==> flow/design.v <==
`timescale 1ns / 1ps
module dsp_macro_1(
input         CLK,
input  [17:0] A,
input  [17:0] B,
input  [47:0] C,
output [47:0] P
);
reg signed [17:0] a_r, b_r;
reg        [47:0] c_r;
reg signed [35:0] m_r;
reg        [47:0] p_r0, p_r1, p_r2;
always @(posedge CLK) begin
	a_r  <= A;
	b_r  <= B;
	c_r  <= C;
	m_r  <= a_r * b_r;
	p_r0 <= {{12{m_r[35]}}, m_r} + c_r;
	p_r1 <= p_r0;
	p_r2 <= p_r1;
end
assign P = p_r2;
endmodule
`timescale 1ns / 1ps
module mul(
input clk, 
input [7:0] w, 
input [7:0] x, 
output[15:0] y
);
wire [17:0] dsp_A, dsp_B;
wire [47:0] dsp_P;
assign dsp_A = w[7]? {10'b11_1111_1111, w} : {10'b00_0000_0000, w};
assign dsp_B = x[7]? {10'b11_1111_1111, x} : {10'b00_0000_0000, x};
assign y = dsp_P[15:0];
dsp_macro_1 u_dsp(.CLK(clk), .A(dsp_A), .B(dsp_B), .C(48'b0), .P(dsp_P));
endmodule
`timescale 1ns / 1ps
module adder_tree(
input clk, 
input rstn,
input vld_i,
input [15:0] mul_00, 
input [15:0] mul_01, 
input [15:0] mul_02, 
input [15:0] mul_03, 
input [15:0] mul_04, 
input [15:0] mul_05, 
input [15:0] mul_06, 
input [15:0] mul_07,
input [15:0] mul_08, 
input [15:0] mul_09, 
input [15:0] mul_10, 
input [15:0] mul_11, 
input [15:0] mul_12, 
input [15:0] mul_13, 
input [15:0] mul_14, 
input [15:0] mul_15, 
input [15:0] mul_16,
input [15:0] mul_17,
input [15:0] mul_18, 
input [15:0] mul_19, 
input [15:0] mul_20, 
input [15:0] mul_21, 
input [15:0] mul_22, 
input [15:0] mul_23, 
input [15:0] mul_24, 
input [15:0] mul_25,
input [15:0] mul_26,
output[20:0] acc_o,
output       vld_o 
);
reg [16:0] y1_0;
reg [16:0] y1_1;
reg [16:0] y1_2;
reg [16:0] y1_3;
reg [16:0] y1_4;
reg [16:0] y1_5;
reg [16:0] y1_6;
reg [16:0] y1_7;
reg [16:0] y1_8;
reg [16:0] y1_9;
reg [16:0] y1_10;
reg [16:0] y1_11;
reg [16:0] y1_12;
reg [16:0] y1_13;
reg [17:0] y2_0;
reg [17:0] y2_1;
reg [17:0] y2_2;
reg [17:0] y2_3;
reg [17:0] y2_4;
reg [17:0] y2_5;
reg [17:0] y2_6;
reg [18:0] y3_0;
reg [18:0] y3_1;
reg [18:0] y3_2;
reg [18:0] y3_3;
reg [19:0] y4_0;
reg [19:0] y4_1;
reg [20:0] y5;
reg vld_i_d1, vld_i_d2, vld_i_d3, vld_i_d4, vld_i_d5;
always@(posedge clk, negedge rstn) begin
	if(!rstn) begin
		y1_0 <= 17'd0;
		y1_1 <= 17'd0;
		y1_2 <= 17'd0;
		y1_3 <= 17'd0;
		y1_4 <= 17'd0;
		y1_5 <= 17'd0;
		y1_6 <= 17'd0;
		y1_7 <= 17'd0;
		y1_8 <= 17'd0;
		y1_9 <= 17'd0;
		y1_10 <= 17'd0;
		y1_11 <= 17'd0;
		y1_12 <= 17'd0;
		y1_13 <= 17'd0;
	end
	else begin 
		y1_0 <= $signed(mul_00) + $signed(mul_01);
		y1_1 <= $signed(mul_02) + $signed(mul_03);
		y1_2 <= $signed(mul_04) + $signed(mul_05);
		y1_3 <= $signed(mul_06) + $signed(mul_07);
		y1_4 <= $signed(mul_08) + $signed(mul_09);
		y1_5 <= $signed(mul_10) + $signed(mul_11);
		y1_6 <= $signed(mul_12) + $signed(mul_13);
		y1_7 <= $signed(mul_14) + $signed(mul_15);
		y1_8 <= $signed(mul_16) + $signed(mul_17);
		y1_9 <= $signed(mul_18) + $signed(mul_19);
		y1_10 <= $signed(mul_20) + $signed(mul_21);
		y1_11 <= $signed(mul_22) + $signed(mul_23);
		y1_12 <= $signed(mul_24) + $signed(mul_25);
		y1_13 <= $signed(mul_26);
	end
end
always@(posedge clk, negedge rstn) begin
	if(!rstn) begin
		y2_0 <= 18'd0;
		y2_1 <= 18'd0;
		y2_2 <= 18'd0;
		y2_3 <= 18'd0;
		y2_4 <= 18'd0;
		y2_5 <= 18'd0;
		y2_6 <= 18'd0;		
	end
	else begin 
		y2_0 <= $signed(y1_0) + $signed(y1_1);
		y2_1 <= $signed(y1_2) + $signed(y1_3);
		y2_2 <= $signed(y1_4) + $signed(y1_5);
		y2_3 <= $signed(y1_6) + $signed(y1_7);
		y2_4 <= $signed(y1_8) + $signed(y1_9);
		y2_5 <= $signed(y1_10) + $signed(y1_11);
		y2_6 <= $signed(y1_12) + $signed(y1_13);
	end
end
always@(posedge clk, negedge rstn) begin
	if(!rstn) begin
		y3_0 <= 19'd0;
		y3_1 <= 19'd0;
		y3_2 <= 19'd0;
		y3_3 <= 19'd0;
	end
	else begin 
		y3_0 <= $signed(y2_0) + $signed(y2_1);
		y3_1 <= $signed(y2_2) + $signed(y2_3);
		y3_2 <= $signed(y2_4) + $signed(y2_5);
		y3_3 <= $signed(y2_6);
	end
end
always@(posedge clk, negedge rstn) begin
	if(!rstn) begin
		y4_0 <= 20'd0;
		y4_1 <= 20'd0;
	end
	else begin
		y4_0 <= $signed(y3_0) + $signed(y3_1);
		y4_1 <= $signed(y3_2) + $signed(y3_3);
    end
end
always@(posedge clk, negedge rstn) begin
	if(!rstn)
		y5 <= 21'd0;
	else
		y5 <= $signed(y4_0) + $signed(y4_1);
end
always@(posedge clk, negedge rstn) begin
	if(!rstn) begin
		vld_i_d1 <= 0;
		vld_i_d2 <= 0;
		vld_i_d3 <= 0;
		vld_i_d4 <= 0;
		vld_i_d5 <= 0;
	end
	else begin 
		vld_i_d1 <= vld_i   ;
		vld_i_d2 <= vld_i_d1;
		vld_i_d3 <= vld_i_d2;
		vld_i_d4 <= vld_i_d3;
		vld_i_d5 <= vld_i_d4;		
	end
end
assign vld_o = vld_i_d5;
assign acc_o = $signed(y5);
endmodule
`timescale 1ns / 1ps
module mac(
input clk, 
input rstn, 
input vld_i, 
input [215:0] win, 
input [215:0] din,
output[ 20:0] acc_o, 
output        vld_o
);
wire[15:0] y00;
wire[15:0] y01;
wire[15:0] y02;
wire[15:0] y03;
wire[15:0] y04;
wire[15:0] y05;
wire[15:0] y06;
wire[15:0] y07;
wire[15:0] y08;
wire[15:0] y09;
wire[15:0] y10;
wire[15:0] y11;
wire[15:0] y12;
wire[15:0] y13;
wire[15:0] y14;
wire[15:0] y15;
wire[15:0] y16;
wire[15:0] y17;
wire[15:0] y18;
wire[15:0] y19;
wire[15:0] y20;
wire[15:0] y21;
wire[15:0] y22;
wire[15:0] y23;
wire[15:0] y24;
wire[15:0] y25;
wire[15:0] y26;
reg vld_i_d0, vld_i_d1, vld_i_d2, vld_i_d3, vld_i_d4;
mul u_mul_00(.clk(clk), .w(win[  7:  0]),.x(din[  7:  0]),.y(y00));
mul u_mul_01(.clk(clk), .w(win[ 15:  8]),.x(din[ 15:  8]),.y(y01));
mul u_mul_02(.clk(clk), .w(win[ 23: 16]),.x(din[ 23: 16]),.y(y02));
mul u_mul_03(.clk(clk), .w(win[ 31: 24]),.x(din[ 31: 24]),.y(y03));
mul u_mul_04(.clk(clk), .w(win[ 39: 32]),.x(din[ 39: 32]),.y(y04));
mul u_mul_05(.clk(clk), .w(win[ 47: 40]),.x(din[ 47: 40]),.y(y05));
mul u_mul_06(.clk(clk), .w(win[ 55: 48]),.x(din[ 55: 48]),.y(y06));
mul u_mul_07(.clk(clk), .w(win[ 63: 56]),.x(din[ 63: 56]),.y(y07));
mul u_mul_08(.clk(clk), .w(win[ 71: 64]),.x(din[ 71: 64]),.y(y08));
mul u_mul_09(.clk(clk), .w(win[ 79: 72]),.x(din[ 79: 72]),.y(y09));
mul u_mul_10(.clk(clk), .w(win[ 87: 80]),.x(din[ 87: 80]),.y(y10));
mul u_mul_11(.clk(clk), .w(win[ 95: 88]),.x(din[ 95: 88]),.y(y11));
mul u_mul_12(.clk(clk), .w(win[103: 96]),.x(din[103: 96]),.y(y12));
mul u_mul_13(.clk(clk), .w(win[111:104]),.x(din[111:104]),.y(y13));
mul u_mul_14(.clk(clk), .w(win[119:112]),.x(din[119:112]),.y(y14));
mul u_mul_15(.clk(clk), .w(win[127:120]),.x(din[127:120]),.y(y15));
mul u_mul_16(.clk(clk), .w(win[135:128]),.x(din[135:128]),.y(y16));
mul u_mul_17(.clk(clk), .w(win[143:136]),.x(din[143:136]),.y(y17));
mul u_mul_18(.clk(clk), .w(win[151:144]),.x(din[151:144]),.y(y18));
mul u_mul_19(.clk(clk), .w(win[159:152]),.x(din[159:152]),.y(y19));
mul u_mul_20(.clk(clk), .w(win[167:160]),.x(din[167:160]),.y(y20));
mul u_mul_21(.clk(clk), .w(win[175:168]),.x(din[175:168]),.y(y21));
mul u_mul_22(.clk(clk), .w(win[183:176]),.x(din[183:176]),.y(y22));
mul u_mul_23(.clk(clk), .w(win[191:184]),.x(din[191:184]),.y(y23));
mul u_mul_24(.clk(clk), .w(win[199:192]),.x(din[199:192]),.y(y24));
mul u_mul_25(.clk(clk), .w(win[207:200]),.x(din[207:200]),.y(y25));
mul u_mul_26(.clk(clk), .w(win[215:208]),.x(din[215:208]),.y(y26));
always@(posedge clk, negedge rstn) begin
	if(!rstn) begin
	    vld_i_d0 <= 0;
		vld_i_d1 <= 0;
		vld_i_d2 <= 0;
		vld_i_d3 <= 0;
		vld_i_d4 <= 0;
	end
	else begin 
		vld_i_d0 <= vld_i   ;
		vld_i_d1 <= vld_i_d0;
		vld_i_d2 <= vld_i_d1;
		vld_i_d3 <= vld_i_d2;
		vld_i_d4 <= vld_i_d3;		
	end
end
adder_tree u_adder_tree(
. clk(clk), 
. rstn(rstn),
. vld_i(vld_i_d4),
. mul_00(y00), 
. mul_01(y01), 
. mul_02(y02), 
. mul_03(y03), 
. mul_04(y04), 
. mul_05(y05), 
. mul_06(y06), 
. mul_07(y07),
. mul_08(y08),
. mul_09(y09), 
. mul_10(y10), 
. mul_11(y11), 
. mul_12(y12), 
. mul_13(y13), 
. mul_14(y14), 
. mul_15(y15), 
. mul_16(y16),
. mul_17(y17), 
. mul_18(y18), 
. mul_19(y19), 
. mul_20(y20), 
. mul_21(y21), 
. mul_22(y22), 
. mul_23(y23), 
. mul_24(y24), 
. mul_25(y25),
. mul_26(y26),  
. acc_o(acc_o),
. vld_o(vld_o) 
);
endmodule
Reports on mac
Tool output for the design above, in the order of the flow.
Lines are those of the file above, counted from 1.
A cell with -- has no value.
Inputs
  top: mac
  clock input: clk
  library: sky130hd
  corner: tt_025C_1v80

Word level
Source: Yosys, flattened and elaborated, memories not mapped. Widths are those after wreduce; folded enables and synchronous resets count as part of the registers. Registers that Yosys merges into a memory's read port (data or address) are not register bits. Print and check cells do not count. Equal cells are merged and count once.
Word-level totals
  register bits after elaboration: 3209
  input bits: 435
  output and inout bits: 22
Operators by class
  add/subtract/negate cells: 26
  multipliers: 27
  multiplexer cells: 54
Operators with widths (number)
  18-bit by 18-bit multiplier with 16-bit output: 27
  18-bit 2-to-1 mux: 54
  16-bit by 16-bit adder with 17-bit output: 13
  17-bit by 17-bit adder with 18-bit output: 6
  18-bit by 18-bit adder with 19-bit output: 3
  20-bit by 20-bit adder with 21-bit output: 1
  19-bit by 18-bit adder with 20-bit output: 1
  19-bit by 19-bit adder with 20-bit output: 1
  17-bit by 16-bit adder with 18-bit output: 1

Longest topological paths
Depth = most cells in a row (Yosys ltp): at word level without a register or memory, in the mapped netlist without a sequential cell, where the memories' decode and read muxes count.
Depth
  word-level depth: 1
  ABC_AREA: 0
  depth in mapped cells: 22

Mapped cells and area
Yosys stat after the flow's synthesis: flattened, memories mapped to cells. It holds for the ABC_AREA given above (unset counts as 0); a run with the other value may have another netlist.
Cell types
  sky130_fd_sc_hd__dfxtp_1: number 2160, total area 4.32E+04 sq um
  sky130_fd_sc_hd__fa_1: number 1927, total area 3.86E+04 sq um
  sky130_fd_sc_hd__ha_1: number 1961, total area 2.45E+04 sq um
  sky130_fd_sc_hd__dfrtp_1: number 509, total area 1.27E+04 sq um
  sky130_fd_sc_hd__inv_1: number 3383, total area 1.27E+04 sq um
  sky130_fd_sc_hd__xnor2_1: number 946, total area 8.29E+03 sq um
  sky130_fd_sc_hd__and2_1: number 1127, total area 7.05E+03 sq um
  sky130_fd_sc_hd__nand2_1: number 869, total area 3.26E+03 sq um
  sky130_fd_sc_hd__a21oi_1: number 384, total area 1.92E+03 sq um
  sky130_fd_sc_hd__nor2_1: number 443, total area 1.66E+03 sq um
  sky130_fd_sc_hd__xor2_1: number 174, total area 1.52E+03 sq um
  sky130_fd_sc_hd__nor3_1: number 184, total area 920.883 sq um
  sky130_fd_sc_hd__nand3_1: number 171, total area 855.821 sq um
  sky130_fd_sc_hd__nor2b_1: number 125, total area 782 sq um
  sky130_fd_sc_hd__a21o_1: number 104, total area 780.749 sq um
  sky130_fd_sc_hd__o21a_1: number 97, total area 728.198 sq um
  sky130_fd_sc_hd__o21ai_0: number 130, total area 650.624 sq um
  sky130_fd_sc_hd__o21ai_1: number 99, total area 495.475 sq um
Other cell types: 50; their cells: 807.
Mapped netlist
  standard cells after synthesis: 15600
  cell area after synthesis: 166455.9 sq um
  area of sequential cells: 55978.7 sq um
  flip-flop cells: 2669
  buffers: 115
The figures by module come from a second, unflattened synthesis with its own total; it is not the netlist above.
Second synthesis, totals
  cells (unflattened synthesis): 54431
  area (unflattened synthesis): 561721.2 sq um
Rows give one instance, submodules left out.
Modules
  dsp_macro_1: times used 27, cells 1903, area 19636.3 sq um, sequential area 5285.1 sq um
  adder_tree: times used 1, cells 3018, area 31313.8 sq um, sequential area 12612.1 sq um
  mac: times used 1, cells 5, area 125.1 sq um, sequential area 125.1 sq um
  mul: times used 27, cells 1, area 3.8 sq um, sequential area 0.0 sq um

Worst setup path after synthesis
Path of least setup slack by OpenSTA after synthesis, without wires, with an ideal clock, recovery checks aside; 20% of the period is set as input and as output delay. Where synthesis merged equal registers, the netlist keeps one of their names.
Timing path post-synthesis
  kind: reg2reg
  start point: reg (no name shown)
  end point: reg u_mul_03.u_dsp.m_r[15]
  clock period: 6.0 ns
  setup time: 0.136 ns
  data arrival time: 4.941 ns
  required time: 5.864 ns
  setup slack: 0.923 ns
  path delay: 5.077 ns
  stages: 19
  buffers on the path: 0
  period reached after synthesis: 5.077 ns
"path delay" = arrival - input delay + setup time.
"stages" counts driving pins, that of a launching flip-flop among them; a cell with two outputs on the path counts twice.
"period reached after synthesis" = period - worst setup slack (recovery checks aside). The figure is calculated, with input and output delays left at 20% of the set period.
On the way, post-synthesis
  cells stage by stage: sky130_fd_sc_hd__dfxtp_1 -> sky130_fd_sc_hd__nand2_1 -> sky130_fd_sc_hd__fa_1 -> sky130_fd_sc_hd__inv_1 -> sky130_fd_sc_hd__fa_1 -> sky130_fd_sc_hd__fa_1 -> sky130_fd_sc_hd__inv_1 -> sky130_fd_sc_hd__fa_1 -> sky130_fd_sc_hd__inv_1 -> sky130_fd_sc_hd__fa_1 -> sky130_fd_sc_hd__inv_1 -> sky130_fd_sc_hd__fa_1 -> sky130_fd_sc_hd__inv_1 -> sky130_fd_sc_hd__ha_1 -> sky130_fd_sc_hd__and2_1 -> sky130_fd_sc_hd__o21ai_0 -> sky130_fd_sc_hd__o21ai_0 -> sky130_fd_sc_hd__o41ai_1 -> sky130_fd_sc_hd__xor2_1
Ends and longest elaborated chain, post-synthesis
  to (assign): line 17  | m_r <= a_r * b_r;
  to (decl): line 11  | reg signed [35:0] m_r;
No chain of elaborated cells between the ends is given.

Worst path after layout
Path of least setup slack in the final report of run 1 (OpenROAD, finished layout, wires in). Where an end is a register, its clock arrival counts in the times.
Timing path after layout
  kind: reg2reg
  start point: reg u_mul_03.u_dsp.b_r[1]
  end point: reg u_mul_03.u_dsp.m_r[15]
  clock period: 6.0 ns
  setup time: 0.07 ns
  data arrival time: 6.26 ns
  required time: 6.83 ns
  setup slack: 0.57 ns
  stages: 19
  buffers on the path: 0
The rows between start and end are the longest chain of elaborated cells between them; the timing report does not say that the signal goes this way. Where chains are equally long, one stands for them.
Each line given opens the expression or statement behind the cell; cells for indexed reads and writes are added by Yosys, which also makes memories of some case tables.
On the way, after layout
  cells stage by stage: sky130_fd_sc_hd__dfxtp_1 -> sky130_fd_sc_hd__nand2_1 -> sky130_fd_sc_hd__fa_1 -> sky130_fd_sc_hd__inv_1 -> sky130_fd_sc_hd__fa_1 -> sky130_fd_sc_hd__fa_1 -> sky130_fd_sc_hd__inv_1 -> sky130_fd_sc_hd__fa_1 -> sky130_fd_sc_hd__inv_1 -> sky130_fd_sc_hd__fa_1 -> sky130_fd_sc_hd__inv_1 -> sky130_fd_sc_hd__fa_1 -> sky130_fd_sc_hd__inv_1 -> sky130_fd_sc_hd__ha_1 -> sky130_fd_sc_hd__and2_1 -> sky130_fd_sc_hd__o21ai_0 -> sky130_fd_sc_hd__o21ai_0 -> sky130_fd_sc_hd__o41ai_1 -> sky130_fd_sc_hd__xor2_1
  length of the longest elaborated chain: 1
  elaborated cells between the ends (all ways): 1
  source lines of those cells: 1
Ends and longest elaborated chain, after layout
  from (decl): line 9  | reg signed [17:0] a_r, b_r;
  from (assign): line 15  | b_r <= B;
  18-bit by 18-bit multiplier with 16-bit output: line 17  | m_r <= a_r * b_r;
  to (assign): line 17
  to (decl): line 11  | reg signed [35:0] m_r;

Wiki page: mac / flow data

Record of 5 stored runs of the RTL-to-layout flow on mac, platform sky130hd. The runs are unordered. Constraints: input delay and output delay 20% of the set period each, output load 0.01 pF.
"achieved period": clock period set for the run, less the worst setup slack. It is reckoned from that one timing run; input and output delays stay at 20% of the period that was set.
"critical path time" = time allowed to the worst setup path (clock period - input delay - output delay, where it has them) - its slack; a late launch clock adds to it, a late capture clock takes from it.

==> run 1: settings <==
{ "CORE_UTILIZATION": 40, "period_ns": 6.0, "CAP_MARGIN": 20, "CORE_MARGIN": 2, "SLEW_MARGIN": 20 }
==> run 1: results <==
critical path time: 5.43 ns
worst setup path kind: reg2reg
sum of negative setup slack: 0.000 ns
achieved period: 5.433 ns
worst slack on setup checks: 0.567 ns
total die area: 421318.0 sq um
standard-cell area after layout: 188005.0 sq um
utilization: 45.4 %
Yosys chip area after synthesis: 166455.9 sq um

==> run 2: settings <==
{ "CELL_PAD_IN_SITES_GLOBAL_PLACEMENT": 0, "CORE_ASPECT_RATIO": 1.04, "CORE_UTILIZATION": 51, "CTS_CLUSTER_DIAMETER": 109, "GPL_ROUTABILITY_DRIVEN": 0, "GPL_TIMING_DRIVEN": 0, "HOLD_SLACK_MARGIN": 0.15, "MAX_ROUTING_LAYER": "met4", "MIN_ROUTING_LAYER": "met2", "PLACE_DENSITY": 0.68, "SLEW_MARGIN": 0, "period_ns": 3.46, "CAP_MARGIN": 20, "CORE_MARGIN": 2 }
==> run 2: results <==
critical path time: 5.10 ns
worst setup path kind: reg2reg
sum of negative setup slack: -251.544 ns
achieved period: 5.099 ns
worst slack on setup checks: -1.639 ns
total die area: 330971.0 sq um
standard-cell area after layout: 198976.0 sq um
utilization: 61.3 %
Yosys chip area after synthesis: 166455.9 sq um

==> run 3: settings <==
{ "ABC_AREA": 1, "CAP_MARGIN": 35, "CELL_PAD_IN_SITES_DETAIL_PLACEMENT": 2, "CELL_PAD_IN_SITES_GLOBAL_PLACEMENT": 1, "CORE_MARGIN": 7, "GPL_TIMING_DRIVEN": 0, "MAX_ROUTING_LAYER": "met4", "PLACE_DENSITY_LB_ADDON": 0.09, "TNS_END_PERCENT": 25, "period_ns": 6.0, "CORE_UTILIZATION": 40, "SLEW_MARGIN": 20 }
==> run 3: results <==
critical path time: 5.77 ns
worst setup path kind: reg2reg
sum of negative setup slack: 0.000 ns
achieved period: 5.774 ns
worst slack on setup checks: 0.226 ns
total die area: 457510.0 sq um
standard-cell area after layout: 198061.0 sq um
utilization: 45.3 %
Yosys chip area after synthesis: 175508.3 sq um

==> run 4: settings <==
{ "ABC_AREA": 1, "CELL_PAD_IN_SITES_DETAIL_PLACEMENT": 2, "MAX_ROUTING_LAYER": "met4", "period_ns": 6.0, "CAP_MARGIN": 20, "CORE_MARGIN": 2, "CORE_UTILIZATION": 40, "SLEW_MARGIN": 20 }
==> run 4: results <==
critical path time: 8.26 ns
worst setup path kind: reg2reg
sum of negative setup slack: -37.900 ns
achieved period: 8.259 ns
worst slack on setup checks: -2.259 ns
total die area: 444082.0 sq um
standard-cell area after layout: 198141.0 sq um
utilization: 45.3 %
Yosys chip area after synthesis: 175508.3 sq um

==> run 5: settings <==
{ "ABC_AREA": 1, "CAP_MARGIN": 35, "CELL_PAD_IN_SITES_DETAIL_PLACEMENT": 2, "CELL_PAD_IN_SITES_GLOBAL_PLACEMENT": 1, "CORE_MARGIN": 7, "GPL_TIMING_DRIVEN": 0, "HOLD_SLACK_MARGIN": 0.2, "MAX_ROUTING_LAYER": "met4", "PLACE_DENSITY_LB_ADDON": 0.09, "SLEW_MARGIN": 35, "TNS_END_PERCENT": 25, "period_ns": 6.0, "CORE_UTILIZATION": 40 }
==> run 5: results <==
critical path time: 5.75 ns
worst setup path kind: reg2reg
sum of negative setup slack: 0.000 ns
achieved period: 5.751 ns
worst slack on setup checks: 0.249 ns
total die area: 457510.0 sq um
standard-cell area after layout: 197966.0 sq um
utilization: 45.2 %
Yosys chip area after synthesis: 175508.3 sq um
